==> flow/design.v <==
`timescale 1ns / 1ps
module D_flipflop(
    input D,
    input clk,
    input en,
    input reset,
	 output reg Q
    );
always @ (posedge clk or negedge reset)
if (!reset)
Q <= 1'b0;
else if (en)
Q <= D;
endmodule
`timescale 1ns / 1ps
module Debouncing(
    input In,
    input clk,
    input en,
	 input rst,
    output X
    );
	 wire temp1,temp2,temp3;
D_flipflop ONE(In,clk,en,rst,temp1),
			  TWO(temp1,clk,en,rst,temp2),
			  Three(temp2,clk,en,rst,temp3);
assign X= temp1 && temp2 && temp3 ;
endmodule
`timescale 1ns / 1ps
module Rising_Edge_Detector(
input LEVEL,
input clk,
input en,
input rst,
output Z
    );
reg [1:0] state, nextState;
parameter ONE=2'b00, ZERO=2'b01, EDGE=2'b10, X = 2'b11 ;
always @ (LEVEL or state)  begin
 case (state)
 ONE: if (LEVEL) nextState = ONE;
	else nextState = ZERO;
 ZERO: if (LEVEL) nextState = EDGE;
	else nextState = ZERO;
 EDGE: if (LEVEL) nextState = ONE;
	else nextState = ZERO;
 default:
	nextState = X;
 endcase
 end
always @ (posedge clk or negedge rst) begin
 if(!rst) state <= ZERO;
 else if (en) state <= nextState;
end
assign Z = (state == EDGE);
endmodule
`timescale 1ns / 1ps
module ClockDivider( clk, tick, rst);
	input clk,rst;
	output tick;
	reg out;
	integer i;
	assign tick = (i >= 3) && !out;
	always@(posedge clk or negedge rst) begin
		if(!rst) begin
			i <= 0;
			out <= 1'b0;
		end
		else begin
				if(i<3)
					i <= i+1;
				else begin
					out <= !out;
					i <= 0;
				end
			end
	end
endmodule
`timescale 1ns / 1ps
module UpCounter_SyncReset(clk, en, rst, Q);
input clk, en, rst;
output reg [1:0] Q;
always @ (posedge clk or negedge rst) begin
	if(!rst)
		Q<=2'b00;  
	else if (en) begin
		if(Q == 2'b11)
			Q<=2'b00;
		else
			Q<=Q+1'b1;
			end
end
endmodule
`timescale 1ns / 1ps
module dec(
	input [5:0] sec,
	input [3:0] min2,
	input [3:0] min1,
	input [3:0] H2,
	input [2:0] H1,
	input condition,
	input [3:0] Amin2,
	input [3:0] Amin1,
	input [3:0] AH2,
	input [1:0] AH1,
	input clk,
	input tick,
	input reset,
	output reg [6:0] out,
	output reg [3:0]selector
	);
	reg [6:0] out_min2;
	reg [6:0] out_min1;
	reg [6:0] out_H2;
	reg [6:0] out_H1;
	reg [6:0] out_Amin2;
	reg [6:0] out_Amin1;
	reg [6:0] out_AH2;
	reg [6:0] out_AH1;
always @ (*)
begin
	 case (min2)
			4'b0000: out_min2=7'b0000001;  
			4'b0001: out_min2=7'b1001111;  
			4'b0010: out_min2=7'b0010010;
			4'b0011: out_min2=7'b0000110; 
			4'b0100: out_min2=7'b1001100; 
			4'b0101: out_min2=7'b0100100;
			4'b0110: out_min2=7'b0100000;  
			4'b0111: out_min2=7'b0001111; 
			4'b1000: out_min2=7'b0000000; 
			4'b1001: out_min2=7'b0000100;
			4'b1010: out_min2=7'b0001000;  
			4'b1111: out_min2=7'b1101010;  
			default: out_min2=7'b1111111;  
		endcase
case (min1)
			4'b0000: out_min1=7'b0000001;  
			4'b0001: out_min1=7'b1001111;  
			4'b0010: out_min1=7'b0010010;
			4'b0011: out_min1=7'b0000110; 
			4'b0100: out_min1=7'b1001100; 
			4'b0101: out_min1=7'b0100100;
			4'b0110: out_min1=7'b0100000;  
			4'b0111: out_min1=7'b0001111; 
			4'b1000: out_min1=7'b0000000; 
			4'b1001: out_min1=7'b0000100;
			4'b1010: out_min1=7'b1110000;  
			4'b1111: out_min1=7'b0001000;  
			default: out_min1=7'b1111111;  
		endcase
		case (H2)
			4'b0000: out_H2=7'b0000001;  
			4'b0001: out_H2=7'b1001111;  
			4'b0010: out_H2=7'b0010010;
			4'b0011: out_H2=7'b0000110; 
			4'b0100: out_H2=7'b1001100; 
			4'b0101: out_H2=7'b0100100;
			4'b0110: out_H2=7'b0100000;  
			4'b0111: out_H2=7'b0001111; 
			4'b1000: out_H2=7'b0000000; 
			4'b1001: out_H2=7'b0000100; 
			4'b1010: out_H2=7'b0010000;  
			4'b1111: out_H2=7'b1110001;  
			default: out_H2=7'b1111111;  
		endcase
		case (H1)
			3'b000: out_H1=7'b0000001;  
			3'b001: out_H1=7'b1001111;  
			3'b010: out_H1=7'b0010010;
			3'b011: out_H1=7'b0100100;		 
			3'b111: out_H1=7'b0001000;		 
			default: out_H1=7'b1111111;  
		endcase
case (Amin2)
			4'b0000: out_Amin2=7'b0000001;  
			4'b0001: out_Amin2=7'b1001111;  
			4'b0010: out_Amin2=7'b0010010;
			4'b0011: out_Amin2=7'b0000110; 
			4'b0100: out_Amin2=7'b1001100; 
			4'b0101: out_Amin2=7'b0100100;
			4'b0110: out_Amin2=7'b0100000;  
			4'b0111: out_Amin2=7'b0001111; 
			4'b1000: out_Amin2=7'b0000000; 
			4'b1001: out_Amin2=7'b0000100;
			default: out_Amin2=7'b1111111;  
		endcase
case (Amin1)
			4'b0000: out_Amin1=7'b0000001;  
			4'b0001: out_Amin1=7'b1001111;  
			4'b0010: out_Amin1=7'b0010010;
			4'b0011: out_Amin1=7'b0000110; 
			4'b0100: out_Amin1=7'b1001100; 
			4'b0101: out_Amin1=7'b0100100;
			4'b0110: out_Amin1=7'b0100000;  
			4'b0111: out_Amin1=7'b0001111; 
			4'b1000: out_Amin1=7'b0000000; 
			4'b1001: out_Amin1=7'b0000100;
			default: out_Amin1=7'b1111111;  
		endcase
		case (AH2)
			4'b0000: out_AH2=7'b0000001;  
			4'b0001: out_AH2=7'b1001111;  
			4'b0010: out_AH2=7'b0010010;
			4'b0011: out_AH2=7'b0000110; 
			4'b0100: out_AH2=7'b1001100; 
			4'b0101: out_AH2=7'b0100100;
			4'b0110: out_AH2=7'b0100000;  
			4'b0111: out_AH2=7'b0001111; 
			4'b1000: out_AH2=7'b0000000; 
			4'b1001: out_AH2=7'b0000100; 
			default: out_AH2=7'b1111111;  
		endcase
		case (AH1)
			2'b00: out_AH1=7'b0000001;  
			2'b01: out_AH1=7'b1001111;  
			2'b10: out_AH1=7'b0010010;	
			default: out_AH1=7'b1111111;  
		endcase
end
wire [1:0] kk;
UpCounter_SyncReset clock_only(clk,tick,reset,kk);
always @(*)
if(condition==1'b1)
	case(kk) 
	2'b00:begin selector= 4'b1110; out=out_Amin2; end
	2'b01:begin selector= 4'b1101; out=out_Amin1; end
	2'b10:begin selector= 4'b1011; out=out_AH2; end
	2'b11:begin selector= 4'b0111; out=out_AH1; end
	endcase	
else
	case(kk) 
	2'b00:begin selector= 4'b1110; out=out_min2; end
	2'b01:begin selector= 4'b1101; out=out_min1; end
	2'b10:begin selector= 4'b1011; out=out_H2; end
	2'b11:begin selector= 4'b0111; out=out_H1; end
	endcase
endmodule
`timescale 1ns / 1ps
module clk1 (
	input clk,
	input rst,
	input clr,
	output rise,
	output reg out);
	integer i;
	assign rise = !clr && (i >= 5) && !out;
	always@(posedge clk or negedge rst) begin
		if(!rst) begin
			i <= 0;
			out <= 1'b0;
		end
		else if(clr) begin
			i <= 0;
			out <= 1'b0;
		end
		else begin
				if(i<5)
					i <= i+1;
				else begin
					out <= !out;
					i <= 0;
				end
			end
	end
endmodule
`timescale 1ns / 1ps
module clk2 (
	input clk,
	input rst,
	input clr,
	output rise,
	output reg out);
	integer i;
	assign rise = !clr && (i >= 799) && !out;
	always@(posedge clk or negedge rst) begin
		if(!rst) begin
			i <= 0;
			out <= 1'b0;
		end
		else if(clr) begin
			i <= 0;
			out <= 1'b0;
		end
		else begin
				if(i<799)
					i <= i+1;
				else begin
					out <= !out;
					i <= 0;
				end
			end
	end
endmodule
`timescale 1ns / 1ps
module clk3 (
	input clk,
	input rst,
	input clr,
	output rise,
	output reg out);
	integer i;
	assign rise = !clr && (i >= 24) && !out;
	always@(posedge clk or negedge rst) begin
		if(!rst) begin
			i <= 0;
			out <= 1'b0;
		end
		else if(clr) begin
			i <= 0;
			out <= 1'b0;
		end
		else begin
				if(i<24)
					i <= i+1;
				else begin
					out <= !out;
					i <= 0;
				end
			end
	end
endmodule
`timescale 1ns / 1ps
module I2s(
	 input CLK,
	 input rst,
	 input enable,
	 output S_CLK,
	 output LR_CLK,
	 output M_CLK,
	 output reg Sin
    );
wire [15:0] data= 16'b1101101101101110;
wire clk1,clk2,clk3;
wire rise1,rise2,rise3;
clk1  five_hundred_500KHz	 (CLK,rst,!enable,rise1,clk1);
clk2  four_4KHz			 	 (CLK,rst,!enable,rise2,clk2);
clk3 thirty_two_times_128KHz(CLK,rst,!enable,rise3,clk3);
assign M_CLK = clk1;
assign LR_CLK = clk2;
assign S_CLK = clk3;
integer i;
always @(posedge CLK or negedge rst)
begin
	if (!rst)
		begin
		i <=0;
		Sin <= 1'b0;
		end
	else if (!enable)
		begin
		i <=0;
		Sin <= 1'b0;
		end
	else if (rise3)
		begin
		Sin<=data[i[3:0]];
		i <= i+1;
		end
end
endmodule
`timescale 1ns / 1ps
module digital_loc(
    input key_a,
    input key_b,
    input key_c,
    input key_d,
    input reset,
	 input clk,
    output [6:0] postion_state,
	 output  [3:0] x,
	 output reg [1:0] Led2,
	 output  [3:0] selector,
	 output reg dot,
	 output S_CLK,
	 output LR_CLK,
	 output M_CLK,
	 output  Sin
    );
	  wire tick;
	 reg [3:0] min2; reg[3:0] min1; reg[2:0] H1; reg [3:0] H2;
	 reg [3:0] A_min2; reg [3:0] A_min1; reg [1:0] A_H1; reg [3:0] A_H2;
	 reg [5:0] sec;
	 ClockDivider twohundredHZ(clk, tick, reset);
	 wire tempa, tempb, tempc, tempd;
	 Debouncing a(key_a,clk,tick,reset,tempa),
					b(key_b,clk,tick,reset,tempb),
					c(key_c,clk,tick,reset,tempc),
					d(key_d,clk,tick,reset,tempd);
	 wire tempAA,tempBB,tempCC,tempDD;
	Rising_Edge_Detector		AA(tempa,clk,tick,reset,tempAA),
									BB(tempb,clk,tick,reset,tempBB),
									CC(tempc,clk,tick,reset,tempCC),
									DD(tempd,clk,tick,reset,tempDD);
integer interal_counter;
reg alarm_sound;
reg [20:0] old_value;
reg condition_alarm;
 reg [3:0] state, nextState;
parameter state_Clock=4'b0001        ,state_Adjust_min2= 4'b0010;
parameter state_Adjust_min1= 4'b0011 ,state_Adjust_H2= 4'b0100;
parameter state_Adjust_H1= 4'b0101   ,state_Adjust_Amin2= 4'b0110;
parameter state_Adjust_Amin1= 4'b0111,state_Adjust_AH2= 4'b1000;
parameter state_Adjust_AH1= 4'b1001  ,state_Pause=4'b1010;
parameter state_Stop_A= 4'b1011      , state_Adjust_X=4'b1111;
assign x = state;
always @(*)
	condition_alarm = (state == state_Adjust_Amin2) || (state == state_Adjust_Amin1) ||
	                  (state == state_Adjust_AH2)   || (state == state_Adjust_AH1);
always @ (*)
if(!tempAA && !tempBB   )
	nextState=state;
else
 case (state)
	state_Clock: begin if(tempAA) nextState = state_Adjust_min2;
	else if(tempBB) nextState =state_Pause;
	else  nextState = state_Clock; end
	state_Pause: begin if(tempBB) nextState=state_Clock;
	else nextState=state_Pause; end
	state_Adjust_min2: begin if(tempAA) nextState= state_Adjust_min1;
	else nextState= state_Clock; end
	state_Adjust_min1: begin if(tempAA) nextState= state_Adjust_H2;
	else nextState= state_Clock; end
	state_Adjust_H2: begin if(tempAA) nextState= state_Adjust_H1;
	else nextState= state_Clock; end
	state_Adjust_H1: begin if(tempAA) nextState= state_Adjust_Amin2;
	else nextState= state_Clock; end
	state_Adjust_Amin2: begin if(tempAA) nextState= state_Adjust_Amin1;
	else nextState= state_Clock; end
	state_Adjust_Amin1: begin if(tempAA) nextState= state_Adjust_AH2;
	else nextState= state_Clock; end
	state_Adjust_AH2:begin if(tempAA) nextState= state_Adjust_AH1;
	else nextState= state_Clock; end
	state_Adjust_AH1:begin if(tempAA) nextState= state_Adjust_min2;
	else nextState= state_Clock; end
 default: nextState = state_Adjust_X;
 endcase
always @ (posedge clk or negedge reset)
begin
	if(!reset)
		state <= state_Clock;
	else if(tick)
		state <= nextState;
end
always @(posedge clk or negedge reset)
	if(!reset )
			begin
				min2<=0;
				min1<=0;
				H1 <=0;
				H2 <=0;
				sec<=0;
				A_min2<=0;
				A_min1<=4'b0000;
				A_H1 <=0;
				A_H2 <=0;
				Led2<=2'b00;
				alarm_sound<=0;
				interal_counter<=0;
				dot<=0;
				old_value<=21'b0;
			end
else if(tick) begin
if(interal_counter<199)
					interal_counter<=interal_counter+1;
else begin
							interal_counter<=0;
							dot<=!dot;
if(state == state_Pause) begin min2<=min2; min1<=min1; H1<=H1; H2<=H2; dot<=0; end   
else if(Led2==2'b11)
							begin
							Led2<=2'b00; alarm_sound<=0; sec<=old_value[5:0];
							min2<=old_value[9:6]; min1<= old_value[13:10]; H2<= old_value[17:14]; H1<= old_value[20:18];
							old_value <=21'b000000000000000000000;
							end
else begin
							if(sec == 6'b111011)
								begin
								sec <= 6'b000000;
								if(min2==4'b1001)
									begin
									min2<=4'b0000;
									if(min1==4'b0101)
										begin
										min1<=4'b0000;
										if( (H1==3'b010) && (H2==4'b0011) )
											begin H1<=3'b000; H2<=4'b0000; end
										else if(H2==4'b1001)
											begin H2<=4'b0000; H1<=H1+1'b1; end
										else
											H2<=H2+1'b1;
										end
									else
										min1<=min1+1'b1;
									end
								else
									min2<=min2+1'b1;
								end
							else
								sec <= sec+1'b1;
							if( (H1==A_H1) && (H2==A_H2) && (min1==A_min1) && (min2==A_min2) && (sec==6'b000000))
								begin
								Led2<=2'b11; alarm_sound<=1;
								old_value <={H1,H2,min1,min2,(sec+1'b1)};
								min2<= 4'b1111; min1<= 4'b1111; H2<= 4'b1111; H1<= 3'b111;
								end
		end
		end
if((state != state_Clock) && (state != state_Pause))
		begin
		dot<=0;
		begin min2<=min2; min1<=min1; H1<=H1; H2<=H2; end
		 if((tempCC==1) && (state == state_Adjust_min2))
			if(min2==4'b1001)
					min2 <= 4'b0000;
			else	min2<=min2+1'b1;
	else if((tempCC==1) && (state == state_Adjust_min1))
			if(min1==4'b0101)
					min1 <= 4'b0000;
			else	min1<=min1+1'b1;
	else if((tempCC==1) && (state == state_Adjust_H2))
			if( H2==4'b1001)
					H2<=4'b0000;
			else
					H2<=H2+1'b1;
	else if((tempCC==1) && (state == state_Adjust_H1))
			if(H1==3'b010)
				H1<=3'b000;
			else	H1<=H1+1'b1;
	else if((tempCC==1) && (state == state_Adjust_Amin2))
			begin
			if(A_min2==4'b1001)
					A_min2 <= 4'b0000;
			else	A_min2<= A_min2+1'b1;
			end
	else if((tempCC==1) && (state == state_Adjust_Amin1))
			begin
			if(A_min1==4'b0101)
					A_min1 <= 4'b0000;
			else	A_min1<=A_min1+1'b1;
			end
	else if((tempCC==1) && (state == state_Adjust_AH2))
			begin
			if( A_H2==4'b1001)
					A_H2<=4'b0000;
			else
					A_H2<=A_H2+1'b1;
			end
	else if((tempCC==1) && (state == state_Adjust_AH1))
			begin
			if(A_H1==2'b10)
				A_H1<=2'b00;
			else	A_H1<=A_H1+1'b1;
			end
if((tempDD==1) && (state == state_Adjust_min2))
			if( min2==0)
					min2<= 4'b1001;
			else
					min2<=min2-1'b1;
	else if((tempDD==1) && (state == state_Adjust_min1))
			if(min1==0)
				min1 <= 4'b0101;
			else
				min1<=min1-1'b1;
	else if((tempDD==1) && (state == state_Adjust_H2))
			if( H2==0)
				H2<=4'b1001;
			else
				H2<=H2-1'b1;
	else if((tempDD==1) && (state == state_Adjust_H1))
			if (H1==0)
				H1 <= 3'b010;
			else
				H1 <= H1-1'b1;
	else if((tempDD==1) && (state == state_Adjust_Amin2))
			begin
			if( A_min2==0)
					A_min2<= 4'b1001;
			else
					A_min2<=A_min2-1'b1;
			end
	else if((tempDD==1) && (state == state_Adjust_Amin1))
			begin
			if(A_min1==0)
				A_min1 <= 4'b0101;
			else
				A_min1<=A_min1-1'b1;
			end
	else if((tempDD==1) && (state == state_Adjust_AH2))
			begin
			if( A_H2==0)
				A_H2<=4'b1001;
			else
				A_H2<=A_H2-1'b1;
			end
	else if((tempDD==1) && (state == state_Adjust_AH1))
			begin
			if (A_H1==0)
				A_H1 <= 2'b10;
			else
				A_H1 <= A_H1-1'b1;
			end
end
end
I2s sound(clk,reset,alarm_sound,S_CLK,LR_CLK,M_CLK,Sin);
dec print_satus(sec,min2,min1,H2,H1,condition_alarm,A_min2, A_min1, A_H2,A_H1,clk,tick,reset, postion_state,selector);
endmodule
---- Tool chain data of digital_loc ----
Tool output for the design above, in the order of the flow.
Lines are those of the file above, counted from 1.
Cell names lack the library's common part.
Not given: n/a
inputs
  top module .............................. digital_loc
  clock ................................... clk
  standard-cell library ................... sky130hd
  library corner .......................... tt_025C_1v80

---- Word level ----
Counts by Yosys on the flattened word-level netlist (proc, flatten, opt, wreduce; memories kept). Register bits leave out memories and registers merged into their read ports (data or address). Print and check cells are left out. Cells with the same type and inputs are merged into one.
Yosys's memory passes give these memory sizes; they may raise the number of words (mostly to a power of two), join words into wider ones and drop unused or constant bits.
cells by class
  add/subtract/negate cells ............... 24
  magnitude comparators ................... 7
  equality and inequality tests ........... 49
  shifts and indexed selects .............. 1
  multiplexer cells ....................... 180
  bitwise gates (word level) .............. 3
  reductions and logical operators ........ 76
operator list
  cell                                                                             count
  4-bit two-way mux                                                                87
  32-bit two-way mux                                                               10
  32-bit by 2-bit adder with 32-bit output (second input constant)                 6
  3-bit two-way mux                                                                24
  7-bit parallel mux with 4-bit select                                             2
  2-bit two-way mux                                                                27
  21-bit two-way mux                                                               2
  4-bit parallel mux with 10-bit select                                            1
  7-bit parallel mux with 5-bit select                                             1
  1-bit logical AND                                                                34
  32-bit by 11-bit less-than comparator with 1-bit output (second input constant)  1
  32-bit by 3-bit >= comparator with 1-bit output (second input constant)          1
  32-bit by 3-bit less-than comparator with 1-bit output (second input constant)   1
  32-bit by 4-bit less-than comparator with 1-bit output (second input constant)   1
  32-bit by 6-bit >= comparator with 1-bit output (second input constant)          1
  32-bit by 6-bit less-than comparator with 1-bit output (second input constant)   1
  32-bit by 9-bit less-than comparator with 1-bit output (second input constant)   1
  4-bit equality test (second input constant)                                      7
  4-bit by 1-bit adder with 4-bit output (second input constant)                   6
  4-bit by 1-bit subtractor with 4-bit output (second input constant)              6
  4-bit by 3-bit equality test with 1-bit output (second input constant)           6
  4-bit logical NOT                                                                6
  7-bit parallel mux with 3-bit select                                             1
  1-bit two-way mux                                                                17
  16-bit by 4-bit indexed select with 1-bit output (first input constant)          1
  2-bit equality test (second input constant)                                      8
  4-bit parallel mux with 4-bit select                                             1
  2-bit parallel mux with 2-bit select                                             4
Other operator kinds: 37; their cells: 76.
word-level totals
  register bits after elaboration ......... 283
  ROM bits ................................ 672
  memories ................................ 6
memory list
  memory            depth  bits a word  rd ports  write ports  line  source
  (name not given)  16     7            1         0            122   case (min2)
  (name not given)  16     7            1         0            137   case (min1)
  (name not given)  16     7            1         0            152   case (H2)
  (name not given)  16     7            1         0            175   case (Amin2)
  (name not given)  16     7            1         0            188   case (Amin1)
  (name not given)  16     7            1         0            201   case (AH2)

---- Logic depth ----
Yosys ltp: most cells in a row. Word level: on the elaborated netlist, between registers, memories and ports. Mapped: between sequential cells and ports; inverters and the memories' decode and read muxes count.
depth
  depth after elaboration ................. 18
  ABC_AREA ................................ 0
  depth in mapped cells ................... 9
  depth with buffers taken out ............ 8

---- Mapped cells and area ----
The flow's flattened synthesis, as Yosys stat reports it; memories are mapped. The netlist is that of the ABC_AREA named above (0 if unset); the other value can give another one.
Totals and module areas in this step are rounded.
mapped netlist
  mapped cells ............................ 1844
  chip area (Yosys) ....................... 16000 µm²
  sequential part of the area ............. 6440 µm²
  flip-flop cells ......................... 257
  buffers ................................. 91
cells by type
  cell      count  area in all (µm²)
  dfrtp_1   252    6.31E+03
  ha_1      72     900.864
  nor2_1    238    893.357
  xor2_1    86     753.222
  nand2_1   185    694.416
  xnor2_1   72     630.605
  o21ai_0   109    545.523
  a21oi_1   89     445.427
  nand3_1   82     410.394
  inv_1     85     319.056
  clkbuf_1  77     289.027
  nor4_1    46     287.776
  nor3_1    49     245.235
  nand4_1   37     231.472
  mux2i_1   23     230.221
  and3_1    36     225.216
  mux2_2    18     202.694
  and4_1    17     148.893
Not listed: further types 66, cells in them 271.
The figures by module come from a second, unflattened synthesis with its own total; it is not the netlist above.
unflattened totals
  cell total of the unflattened synthesis .. 1884
  area total of the unflattened synthesis .. 16700 µm²
Rows give one instance, submodules left out.
modules
  module                times used  cells  area (µm²)  seq. area (µm²)
  digital_loc           1           750    6350        2350
  clk1                  1           192    1840        826
  clk3                  1           189    1810        826
  dec                   1           268    1810        0.0
  ClockDivider          1           183    1770        826
  clk2                  1           193    1770        826
  D_flipflop            12          2      40.0        25.0
  Rising_Edge_Detector  4           12     120         76.3
  I2s                   1           27     293         125
  UpCounter_SyncReset   1           6      88.8        50.0
  Debouncing            4           1      6.3         0.0

---- Worst setup path after synthesis ----
Source: OpenSTA report_checks on the synthesized netlist (no wires, ideal clock, input and output delay 20% of the period each), path of least setup slack; recovery checks are left aside. Register names are those of the netlist, which keeps one name where synthesis merged equal registers.
path post-synthesis
  kind .................................... register to output
  start ................................... register print_satus.clock_only.Q[1]
  end ..................................... output postion_state[0]
  period .................................. 10.0 ns
  external output delay ................... 2.000 ns
  time at the first pin ................... 0.000 ns
  data arrival time ....................... 1.921 ns
  required time ........................... 8.000 ns
  setup slack ............................. 6.079 ns
  path delay .............................. 1.921 ns
  stages .................................. 10
  synthesis period reached ................ 3.921 ns
"path delay" = arrival - input delay + setup time.
At an output port there is no setup time.
"stages": output pins that drive a net of the path, with the launching flip-flop's if there is one; two outputs of one cell count as two.
"synthesis period reached" is the clock period less the worst setup slack; recovery checks do not enter. This is arithmetic on one report: input and output delays are still those of the set period (20% each).
Between the ends stands the longest chain of elaborated cells between them, by number of cells; it is not shown to be the way that was timed. Of several equally long chains one is given.
Each line given opens the expression or statement behind the cell; cells for indexed reads and writes are added by Yosys, which also makes memories of some case tables.
At most two assigning lines are given for a register; there are more.
between the ends, post-synthesis
  cells stage by stage .................... dfrtp_1 > inv_1 > ha_1 > clkbuf_1 > inv_1 > a21oi_1 > o21ai_0 > o211a_1 > mux4_2 > inv_1
  length of the longest elaborated chain .. 3
  elaborated cells between the ends (all ways) .. 7
  classes of those cells .................. 3 x eq/ne; 3 x mux; 1 x reduce/logical
RTL lines, path post-synthesis
  item                                  line  source
  start: declaration                    82    output reg [1:0] Q;
  start: assignment                     85    Q<=2'b00;
  start: assignment                     90    Q<=Q+1'b1;
  2-bit equality test                   232   case(kk)
  7-bit parallel mux with 4-bit select  232
  7-bit two-way mux                     224   if(condition==1'b1)
  end: declaration                      370   output [6:0] postion_state,

---- Worst path after layout ----
From the final timing report of run 1: the path of least setup slack in the routed layout; clock arrival at registers is part of the times.
path post-layout
  kind .................................... register to output
  start ................................... register H1[0]
  end ..................................... output postion_state[5]
  period .................................. 7.93 ns
  external output delay ................... 1.59 ns
  time at the first pin ................... 0.57 ns
  data arrival time ....................... 3.36 ns
  required time ........................... 6.34 ns
  setup slack ............................. 2.99 ns
  stages .................................. 9
Between the ends stands the longest chain of elaborated cells between them, by number of cells; it is not shown to be the way that was timed. Of several equally long chains one is given.
At most two assigning lines are given for a register; there are more.
between the ends, post-layout
  cells stage by stage .................... dfrtp_1 > inv_1 > ha_1 > or3_1 > a21oi_1 > o21ai_0 > a32o_1 > o21ai_0 > clkdlybuf4s50_1
  length of the longest elaborated chain .. 4
  elaborated cells between the ends (all ways) .. 8
  classes of those cells .................. 4 x eq/ne; 3 x mux; 1 x reduce/logical
RTL lines, path post-layout
  item                                  line  source
  start: declaration                    381   reg [3:0] min2; reg[3:0] min1; reg[2:0] H1; reg [3:0] H2;
  start: assignment                     473   min2<=old_value[9:6]; min1<= old_value[13:10]; H2<= old_value[17:14]; H1<= old_value[20:18];
  start: assignment                     529   else H1<=H1+1'b1;
  3-bit equality test                   167   case (H1)
  7-bit parallel mux with 5-bit select  167
  7-bit parallel mux with 4-bit select  232   case(kk)
  7-bit two-way mux                     224   if(condition==1'b1)
  end: declaration                      370   output [6:0] postion_state,

## Implementation results

Module digital_loc, platform sky130hd: 2 stored runs of the flow (Yosys, OpenROAD) with differing settings, in no particular order. Input and output delays are each 20% of the period that was set; the output load is 0.01 pF.
By "worst path time" is meant the share of the clock period that the worst setup path is allowed (20% is reserved at inputs, 20% at outputs), minus its slack. Clock arrival times at its registers enter into it.
Results are given in rounded form.

======== run 1 ========
==> flow/run.sh <==
#!/bin/bash
# the make line also repeats the synthesis and layout settings of config.mk as NAME=value (left out here)
make -C /OpenROAD-flow-scripts/flow DESIGN_CONFIG=/design/flow/config.mk WORK_HOME=/design/flow/orfs CLKGATE_MAP_FILE= finish
==> flow/config.mk <==
export PLATFORM = sky130hd
export DESIGN_NAME = digital_loc
export DESIGN_NICKNAME = digital_loc
export VERILOG_FILES = /design/flow/design.v
export SDC_FILE = /design/flow/constraint.sdc
export NUM_CORES = 4
export LEC_CHECK = 0
export CAP_MARGIN = 15
export CELL_PAD_IN_SITES_DETAIL_PLACEMENT = 1
export CELL_PAD_IN_SITES_GLOBAL_PLACEMENT = 1
export CORE_ASPECT_RATIO = 0.84
export CORE_MARGIN = 3
export CORE_UTILIZATION = 47
export CTS_CLUSTER_DIAMETER = 32
export GPL_ROUTABILITY_DRIVEN = 1
export GPL_TIMING_DRIVEN = 1
export MAX_ROUTING_LAYER = met4
export MIN_ROUTING_LAYER = met1
export PLACE_DENSITY_LB_ADDON = 0.06
export SETUP_SLACK_MARGIN = 1.8
export SLEW_MARGIN = 20
export TNS_END_PERCENT = 75
==> flow/constraint.sdc <==
create_clock -name core_clock -period 7.93 [get_ports {clk}]
set_input_delay 1.5860 -clock core_clock [delete_from_list [all_inputs] [get_ports {clk}]]
set_output_delay 1.5860 -clock core_clock [all_outputs]
set_load 0.01 [all_outputs]

-------- measured, run 1 --------
  post-synthesis cell area ................ 16000 µm²
  area inside the die boundary ............ 36300 µm²
  std-cell area (final layout) ............ 18600 µm²
  smallest setup slack .................... 2.99 ns
  setup TNS ............................... 0.000 ns
  worst path time ......................... 3.36 ns
  critical path kind ...................... register to output

======== run 2 ========
==> flow/run.sh <==
#!/bin/bash
# the make line also repeats the synthesis and layout settings of config.mk as NAME=value (left out here)
make -C /OpenROAD-flow-scripts/flow DESIGN_CONFIG=/design/flow/config.mk WORK_HOME=/design/flow/orfs CLKGATE_MAP_FILE= finish
==> flow/config.mk <==
export PLATFORM = sky130hd
export DESIGN_NAME = digital_loc
export DESIGN_NICKNAME = digital_loc
export VERILOG_FILES = /design/flow/design.v
export SDC_FILE = /design/flow/constraint.sdc
export NUM_CORES = 4
export LEC_CHECK = 0
export CAP_MARGIN = 20
export CORE_MARGIN = 2
export CORE_UTILIZATION = 40
export SLEW_MARGIN = 20
==> flow/constraint.sdc <==
create_clock -name core_clock -period 4.9 [get_ports {clk}]
set_input_delay 0.9800 -clock core_clock [delete_from_list [all_inputs] [get_ports {clk}]]
set_output_delay 0.9800 -clock core_clock [all_outputs]
set_load 0.01 [all_outputs]

-------- measured, run 2 --------
  post-synthesis cell area ................ 16000 µm²
  area inside the die boundary ............ 41600 µm²
  std-cell area (final layout) ............ 17800 µm²
  smallest setup slack .................... 0.638 ns
  setup TNS ............................... 0.000 ns
  worst path time ......................... 3.28 ns
  critical path kind ...................... register to output
